==> flow/design.v <==
`timescale 1ns / 1ps
module ALU_microprocessor (
  input      [ 5:0]   alu_ctrl  ,
  input      [31:0]   in_1      ,
  input      [31:0]   in_2      ,
  input               alu_clk   ,
  output reg [31:0]   alu_rslt  ,
  output     [ 4:0]   alu_checks             
);
reg             N;                           
reg             Z;                           
reg             C;                           
reg             V;                           
reg             P;                           
always @(posedge alu_clk) begin
  case(alu_ctrl)
    5'd0 :  begin   
      {C,alu_rslt} = in_1 + in_2;            
      Z            = (alu_rslt==32'b0);
      N            = alu_rslt[31];
      V            = in_1[31]&&(in_2[31])&&(!alu_rslt[31]) || (!in_1[31])&&(!in_2[31])&&alu_rslt[31];
      P            = ^alu_rslt;
    end
    5'd1 :  begin   
      {C,alu_rslt} = in_1 + (-in_2);         
      C            = !C;
      Z            = (alu_rslt==32'b0);
      N            = alu_rslt[31];
      V            = in_1[31]&&(!in_2[31])&&(!alu_rslt[31]) || (!in_1[31])&&(in_2[31])&&alu_rslt[31];
      P            = ^alu_rslt;
    end
    5'd2 :  begin
      alu_rslt = in_1;                       
      Z        = (alu_rslt==32'b0);
      N        = alu_rslt[31];
      V        = 0;    
      C        = 0;
      P        = ^alu_rslt;
    end
     5'd3 :  begin
      alu_rslt = in_2;                       
      Z        = (alu_rslt==32'b0);
      N        = alu_rslt[31];
      V        = 0;    
      C        = 0;
      P        = ^alu_rslt;
    end
     5'd4 :  begin
      {C,alu_rslt} = in_1 + 1;               
      Z        = (alu_rslt==32'b0);
      N        = alu_rslt[31];
      V        = 0;
      P        = ^alu_rslt;    
    end
    5'd5 :  begin
      {C,alu_rslt} = in_2 + 1;               
      Z        = (alu_rslt==32'b0);
      N        = alu_rslt[31];
      V        = 0;   
      P        = ^alu_rslt; 
    end
    5'd6 :  begin
      alu_rslt = in_1 - 1;                   
      Z        = (alu_rslt==32'b0);
      N        = alu_rslt[31];
      V        = 0;    
      C        = alu_rslt[31];
      P        = ^alu_rslt;
    end
    5'd7 :  begin
      alu_rslt = in_2 - 1;                   
      Z        = (alu_rslt==32'b0);
      N        = alu_rslt[31];
      V        = 0;    
      C        = alu_rslt[31];
      P        = ^alu_rslt;
    end
    5'd8 :  begin   
      alu_rslt = in_1 & in_2;                
      Z        = (alu_rslt==32'b0);
      N        = alu_rslt[31];
      C        = 0;                          
      V        = 0;                          
      P        = ^alu_rslt;
    end
    5'd9 :  begin  
      alu_rslt = in_1 | in_2;                
      Z        = (alu_rslt==32'b0);
      N        = alu_rslt[31];
      V        = 0;                          
      C        = 0;                          
      P        = ^alu_rslt;
    end
    5'd10:  begin  
      alu_rslt = ~(in_1 & in_2);             
      Z        = (alu_rslt==32'b0);
      N        = alu_rslt[31];
      V        = 0;                          
      C        = 0;                          
      P        = ^alu_rslt;
    end
    5'd11:  begin  
      alu_rslt = ~(in_1 | in_2);             
      Z        = (alu_rslt==32'b0);
      N        = alu_rslt[31];
      V        = 0;                          
      C        = 0;                          
      P        = ^alu_rslt;
    end
    5'd12:  begin  
      alu_rslt = ~(in_1 ^ in_2);             
      Z        = (alu_rslt==32'b0);
      N        = alu_rslt[31];
      V        = 0;                          
      C        = 0;                          
      P        = ^alu_rslt;
    end
    5'd13:  begin  
      alu_rslt = in_1 ^ in_2;                
      Z        = (alu_rslt==32'b0);
      N        = alu_rslt[31];
      V        = 0;                          
      C        = 0;                          
      P        = ^alu_rslt;
    end
    5'd14:  begin  
      alu_rslt = ~in_1;                      
      Z        = (alu_rslt==32'b0);
      N        = alu_rslt[31];
      V        = 0;                          
      C        = 0;                          
      P        = ^alu_rslt;
    end
    5'd15:  begin  
      alu_rslt = ~in_2;                      
      Z        = (alu_rslt==32'b0);
      N        = alu_rslt[31];
      V        = 0;                          
      C        = 0;                          
      P        = ^alu_rslt;
    end
    5'd16:  begin
      alu_rslt = in_1 << 1;                  
      Z        = (alu_rslt==32'b0);
      N        = alu_rslt[31];
      V        = 0;                          
      C        = alu_rslt[31];
      P        = ^alu_rslt;
    end
    5'd17:  begin
      alu_rslt = in_2 << 1;                  
      Z        = (alu_rslt==32'b0);
      N        = alu_rslt[31];
      V        = 0;                          
      C        = alu_rslt[31];
      P        = ^alu_rslt;
    end
    5'd18:  begin
      alu_rslt = in_1 >> 1;                  
      Z        = (alu_rslt==32'b0);
      N        = alu_rslt[31];
      V        = 0;                          
      C        = alu_rslt[0];
      P        = ^alu_rslt;
    end
    5'd19:  begin
      alu_rslt = in_1 >> 1;                  
      Z        = (alu_rslt==32'b0);
      N        = alu_rslt[31];
      V        = 0;                          
      C        = alu_rslt[0];
      P        = ^alu_rslt;
    end
    5'd20:  begin
      alu_rslt = {in_1[30:0], in_1[31]};     
      Z        = (alu_rslt==32'b0);
      N        = 0;                          
      V        = 0;                          
      C        = 0;                          
      P        = ^alu_rslt;
    end
    5'd21:  begin
      alu_rslt = {in_2[30:0], in_2[31]};     
      Z        = (alu_rslt==32'b0);
      N        = 0;                          
      V        = 0;                          
      C        = 0;                          
      P        = ^alu_rslt;
    end
    5'd22:  begin
      alu_rslt = {in_1[0], in_1[31:1]};      
      Z        = (alu_rslt==32'b0);
      N        = 0;                          
      V        = 0;                          
      C        = 0;                          
      P        = ^alu_rslt;
    end
    5'd23:  begin
      alu_rslt = {in_2[0], in_2[31:1]};      
      Z        = (alu_rslt==32'b0);
      N        = 0;                          
      V        = 0;                          
      C        = 0;                          
      P        = ^alu_rslt;
    end
    default:  begin                          
      alu_rslt = 0; 
      {P,N,Z,C,V}= 5'b00100;                    
    end
  endcase  
end  
assign alu_checks = {P,V,Z,C,N};               
endmodule  
Wiki page: ALU_microprocessor / tool data

-- Tool chain data of ALU_microprocessor
Module ALU_microprocessor before and after one edit of its RTL, step after step.
Lines under "original" count in the file above, lines under "edited" in the edited file.
"difference" is "edited" less "original", of the values as shown.
Library cell names are shortened.
A cell with - has no value.
- top module: ALU_microprocessor
- clock input: alu_clk
- cell library: sky130hd
- timing corner: tt_025C_1v80

-- Edit of the RTL
Unified diff, file above to edited file.
This change comes from a script, not from a designer. The edited design behaves differently; no optimisation was intended.
begin of diff
@@ -61,5 +61,5 @@
     end
     5'd6 :  begin
-      alu_rslt = in_1 - 1;                   
+      alu_rslt = in_1 + 1;                   
       Z        = (alu_rslt==32'b0);
       N        = alu_rslt[31];
end of diff

-- Word level
Yosys after proc, flatten, opt, wreduce and memory -nomap, before mapping. Enables and synchronous resets that opt folds into registers are not counted as muxes. Memory bits, and registers merged into a memory's read port (data or address), are not among the register bits. Print and check cells are not counted.
- storage and ports (item ; original ; edited ; difference):
    latch bits ; 0 ; 0 ; 0
    word width x clocked read ports ; 0 ; 0 ; 0
    bits in registers ; 37 ; 37 ; 0
    elaborated cells ; 111 ; 111 ; 0
    bits of input ports ; 71 ; 71 ; 0
    memory bits (read-only) ; 0 ; 0 ; 0
    memory bits (writable) ; 0 ; 0 ; 0
    memories ; 0 ; 0 ; 0
- operators by class (item ; original ; edited ; difference):
    multiplexer cells ; 6 ; 6 ; 0
    order comparisons ; 0 ; 0 ; 0
    shift operators ; 0 ; 0 ; 0
    reductions and logical operators ; 61 ; 61 ; 0
    bitwise logic cells ; 8 ; 8 ; 0
    divide/modulo/power cells ; 0 ; 0 ; 0
    multiply operators ; 0 ; 0 ; 0
    add/subtract/negate cells ; 7 ; 7 ; 0
    equal/unequal tests ; 23 ; 23 ; 0
- operator list (kind ; original ; edited ; difference):
    subtractor 32 x 1 -> 32 bit (second input constant) ; 2 ; 1 ; -1
    adder 32 x 1 -> 32 bit (second input constant) ; 0 ; 1 ; +1
Unchanged operator kinds not shown: 27.

-- Logic depth
Depth = most cells in a row (Yosys ltp): at word level without a register or memory, in the mapped netlist without a sequential cell, where the memories' decode and read muxes count.
- depth (item ; original ; edited ; difference):
    depth after elaboration ; 6 ; 6 ; 0
    ABC_AREA ; 0 ; 0 ; -
    gate-level depth with buffers ; 22 ; 24 ; +2
    depth with buffers taken out ; 21 ; 22 ; +1

-- Synthesis result
The flow's flattened synthesis, as Yosys stat reports it; memories are mapped. The netlist is that of the ABC_AREA named above (0 if unset); the other value can give another one.
- cells by type (cell type ; original ; edited ; difference):
    xnor2_1 ; 379 ; 322 ; -57
    buf_2 ; 35 ; 12 ; -23
    ha_1 ; 437 ; 416 ; -21
    nor2_1 ; 133 ; 153 ; +20
    clkbuf_1 ; 64 ; 82 ; +18
    xor2_1 ; 27 ; 41 ; +14
    a211oi_1 ; 22 ; 9 ; -13
    nor3_1 ; 47 ; 58 ; +11
    o221ai_1 ; 38 ; 48 ; +10
    a21oi_1 ; 103 ; 94 ; -9
    a222oi_1 ; 23 ; 14 ; -9
    o2111ai_1 ; 10 ; 18 ; +8
    and3_1 ; 22 ; 15 ; -7
    o21ai_0 ; 103 ; 97 ; -6
    nand4_1 ; 75 ; 69 ; -6
    nand3_1 ; 59 ; 53 ; -6
    o221a_2 ; 3 ; 9 ; +6
    and4_1 ; 9 ; 4 ; -5
Unchanged cell types not shown: 11.
The list need not be complete.
- synthesis totals (item ; original ; edited ; difference):
    mapped flip-flops ; 37 ; 37 ; 0
    chip area (Yosys) (mm²) ; 0.0180573 ; 0.0172853 ; -0.0007720
    buffers ; 123 ; 117 ; -6
    cells in the netlist ; 2342 ; 2277 ; -65

-- Worst setup path after synthesis
Path of least setup slack by OpenSTA after synthesis, without wires, with an ideal clock, recovery checks aside; 20% of the period is set as input and as output delay. Where synthesis merged equal registers, the netlist keeps one of their names.
- path post-synthesis (item ; original ; edited ; difference):
    path type ; in2reg ; in2reg ; -
    from ; input port in_1[2] ; input port in_2[2] ; -
    to ; register P ; register P ; -
    period (ps) ; 7000 ; 7000 ; 0
    data required time (ps) ; 6867 ; 6878 ; +11
    path delay (ps) ; 4320 ; 4882 ; +562
    setup slack (ps) ; 1279 ; 718 ; -561
    launch time at the first pin (ps) ; 1400 ; 1400 ; 0
    driving pins on the path ; 21 ; 23 ; +2
    data arrival time (ps) ; 5587 ; 6160 ; +573
    setup time (ps) ; 133 ; 122 ; -11
    path buffers ; 1 ; 1 ; 0
    synthesis period reached (ps) ; 5721 ; 6282 ; +561
"path delay" = arrival - input delay + setup time.
"driving pins on the path" counts driving pins, that of a launching flip-flop among them; a cell with two outputs on the path counts twice.
"synthesis period reached" = period - worst setup slack (recovery checks aside). The figure is calculated, with input and output delays left at 20% of the set period.
Between the ends stands the longest chain of elaborated cells between them, by number of cells; it is not shown to be the way that was timed. Of several equally long chains one is given.
A line is the first line of the expression or statement that the cell stems from. Yosys adds cells for indexed reads and writes and turns some case tables into memories.
A register here has more assigning lines than the two given.
On the way, post-synthesis, original:
- cells stage by stage: clkbuf_1 > inv_1 > ha_1 > ha_1 > a221oi_2 > o211ai_1 > a221oi_2 > o21ai_2 > o31ai_4 > a41o_1 > o21ai_0 > xnor2_1 > ha_1 > xnor2_1 > xnor2_1 > xnor2_1 > xnor2_1 > a32oi_1 > o21ai_0 > nor4_1 > o211ai_2
- length of the longest elaborated chain: 4
- noted elaborated cells on any way between the ends: 26
- those cells by class: add/sub (4); mux (1); logic (7); reduce/logical (14)
- ends and longest elaborated chain, post-synthesis, original (item ; RTL line ; text):
    start, declared ; 4 ; input      [31:0]   in_1      ,
    bitwise XOR 32 bit ; 111 ; alu_rslt = ~(in_1 ^ in_2);
    inverter 32 bit ; 111 ;
    parity 32 bit ; 116 ; P        = ^alu_rslt;
    parallel mux 1 bit (select 19 bit) ; 16 ; case(alu_ctrl)
    end, assigned ; 22 ; P            = ^alu_rslt;
    end, assigned ; 30 ; P            = ^alu_rslt;
    end, declared ; 14 ; reg             P;
On the way, post-synthesis, edited:
- cells stage by stage: clkbuf_1 > inv_1 > ha_1 > ha_1 > a221o_1 > a221o_1 > a21oi_2 > o211ai_1 > a41o_1 > a221oi_2 > o21ai_1 > a21oi_1 > xnor2_1 > ha_1 > xnor2_1 > xnor2_1 > xnor2_1 > xnor2_1 > o22ai_1 > or3_1 > a2111oi_0 > o211a_1 > nand3_1
- length of the longest elaborated chain: 4
- noted elaborated cells on any way between the ends: 26
- those cells by class: add/sub (5); mux (1); logic (7); reduce/logical (13)
- ends and longest elaborated chain, post-synthesis, edited (item ; RTL line ; text):
    start, declared ; 5 ; input      [31:0]   in_2      ,
    negator 32 -> 33 bit ; 25 ; {C,alu_rslt} = in_1 + (-in_2);
    adder 32 x 33 -> 33 bit ; 25 ;
    parity 32 bit ; 30 ; P            = ^alu_rslt;
    parallel mux 1 bit (select 19 bit) ; 16 ; case(alu_ctrl)
    end, assigned ; 22 ; P            = ^alu_rslt;
    end, assigned ; 30 ;
    end, declared ; 14 ; reg             P;

-- Timing after layout
Path of least setup slack in the final report of the runs of set A (OpenROAD, finished layout, wires in). Where an end is a register, its clock arrival counts in the times.
The path's times are printed in steps of 10 ps; the period is the one set.
- path post-layout (item ; original ; edited ; difference):
    path type ; in2reg ; in2reg ; -
    from ; input port in_2[1] ; input port in_2[1] ; -
    to ; register P ; register P ; -
    period (ps) ; 6870 ; 6870 ; 0
    data required time (ps) ; 7090 ; 7060 ; -30
    launch time at the first pin (ps) ; 1370 ; 1370 ; 0
    setup slack (ps) ; 330 ; 150 ; -180
    setup time (ps) ; 120 ; 120 ; 0
    data arrival time (ps) ; 6760 ; 6910 ; +150
    path buffers ; 1 ; 3 ; +2
    driving pins on the path ; 19 ; 22 ; +3
Between the ends stands the longest chain of elaborated cells between them, by number of cells; it is not shown to be the way that was timed. Of several equally long chains one is given.
A register here has more assigning lines than the two given.
On the way, post-layout, original:
- cells stage by stage: clkdlybuf4s50_1 > inv_1 > ha_1 > a211o_1 > o211ai_1 > o31ai_1 > o21ba_2 > o41ai_4 > o31ai_2 > xnor2_1 > ha_1 > xor2_1 > xnor2_1 > xnor2_1 > xnor2_1 > a32oi_1 > o21ai_0 > nor4_1 > o211ai_2
- length of the longest elaborated chain: 4
- noted elaborated cells on any way between the ends: 26
- those cells by class: add/sub (5); mux (1); logic (7); reduce/logical (13)
- ends and longest elaborated chain, post-layout, original (item ; RTL line ; text):
    start, declared ; 5 ; input      [31:0]   in_2      ,
    negator 32 -> 33 bit ; 25 ; {C,alu_rslt} = in_1 + (-in_2);
    adder 32 x 33 -> 33 bit ; 25 ;
    parity 32 bit ; 30 ; P            = ^alu_rslt;
    parallel mux 1 bit (select 19 bit) ; 16 ; case(alu_ctrl)
    end, assigned ; 22 ; P            = ^alu_rslt;
    end, assigned ; 30 ;
    end, declared ; 14 ; reg             P;
On the way, post-layout, edited:
- cells stage by stage: clkdlybuf4s50_1 > buf_4 > inv_1 > ha_1 > a211oi_1 > o21ai_0 > o211ai_1 > a21oi_1 > buf_4 > a21oi_1 > o21ai_0 > xnor2_1 > ha_1 > xnor2_1 > xnor2_1 > xnor2_1 > xnor2_1 > o22ai_1 > or3_1 > a2111oi_1 > o211a_1 > nand3_1
- length of the longest elaborated chain: 4
- noted elaborated cells on any way between the ends: 26
- those cells by class: add/sub (5); mux (1); logic (7); reduce/logical (13)
- ends and longest elaborated chain, post-layout, edited (item ; RTL line ; text):
    start, declared ; 5 ; input      [31:0]   in_2      ,
    negator 32 -> 33 bit ; 25 ; {C,alu_rslt} = in_1 + (-in_2);
    adder 32 x 33 -> 33 bit ; 25 ;
    parity 32 bit ; 30 ; P            = ^alu_rslt;
    parallel mux 1 bit (select 19 bit) ; 16 ; case(alu_ctrl)
    end, assigned ; 22 ; P            = ^alu_rslt;
    end, assigned ; 30 ;
    end, declared ; 14 ; reg             P;

-- Measured runs
Runs of the flow (Yosys, OpenROAD) on both versions; the two runs of a pair have the same settings. The constraints put input and output delay at 20% of the set period each and load the outputs with 0.01 pF.
Settings, set A:
- noted period_ns: 6.87
- CAP_MARGIN at 20
- noted CORE_MARGIN: 2
- noted CORE_UTILIZATION: 40
- SLEW_MARGIN at 20
- measured results, set A (item ; original ; edited ; difference):
    worst slack on setup checks (ps) ; 328 ; 154 ; -174
    die footprint (mm²) ; 0.0468593 ; 0.0448931 ; -0.0019662
    utilization of the finished layout ; 0.47 ; 0.483 ; +0.013
    synthesis area (mm²) ; 0.0180573 ; 0.0172853 ; -0.0007720
    total negative setup slack (ps) ; 0 ; 0 ; 0
    power (mW) ; 3.353 ; 3.438 ; +0.085
Settings, set B:
- ABC_AREA: 0
- noted CORE_UTILIZATION: 36
- noted CTS_CLUSTER_DIAMETER: 40
- CTS_CLUSTER_SIZE: 53
- PLACE_DENSITY_LB_ADDON: 0.22
- noted SETUP_SLACK_MARGIN: 2.19
- TNS_END_PERCENT at 60
- noted period_ns: 12.4
- CAP_MARGIN at 20
- noted CORE_MARGIN: 2
- SLEW_MARGIN at 20
- measured results, set B (item ; original ; edited ; difference):
    worst slack on setup checks (ps) ; 3676 ; 3567 ; -109
    die footprint (mm²) ; 0.0519658 ; 0.0497825 ; -0.0021833
    utilization of the finished layout ; 0.401 ; 0.402 ; +0.001
    synthesis area (mm²) ; 0.0180573 ; 0.0172853 ; -0.0007720
    total negative setup slack (ps) ; 0 ; 0 ; 0
    power (mW) ; 1.837 ; 1.759 ; -0.078
"power" is the tool's figure for a default switching activity; nothing was simulated.
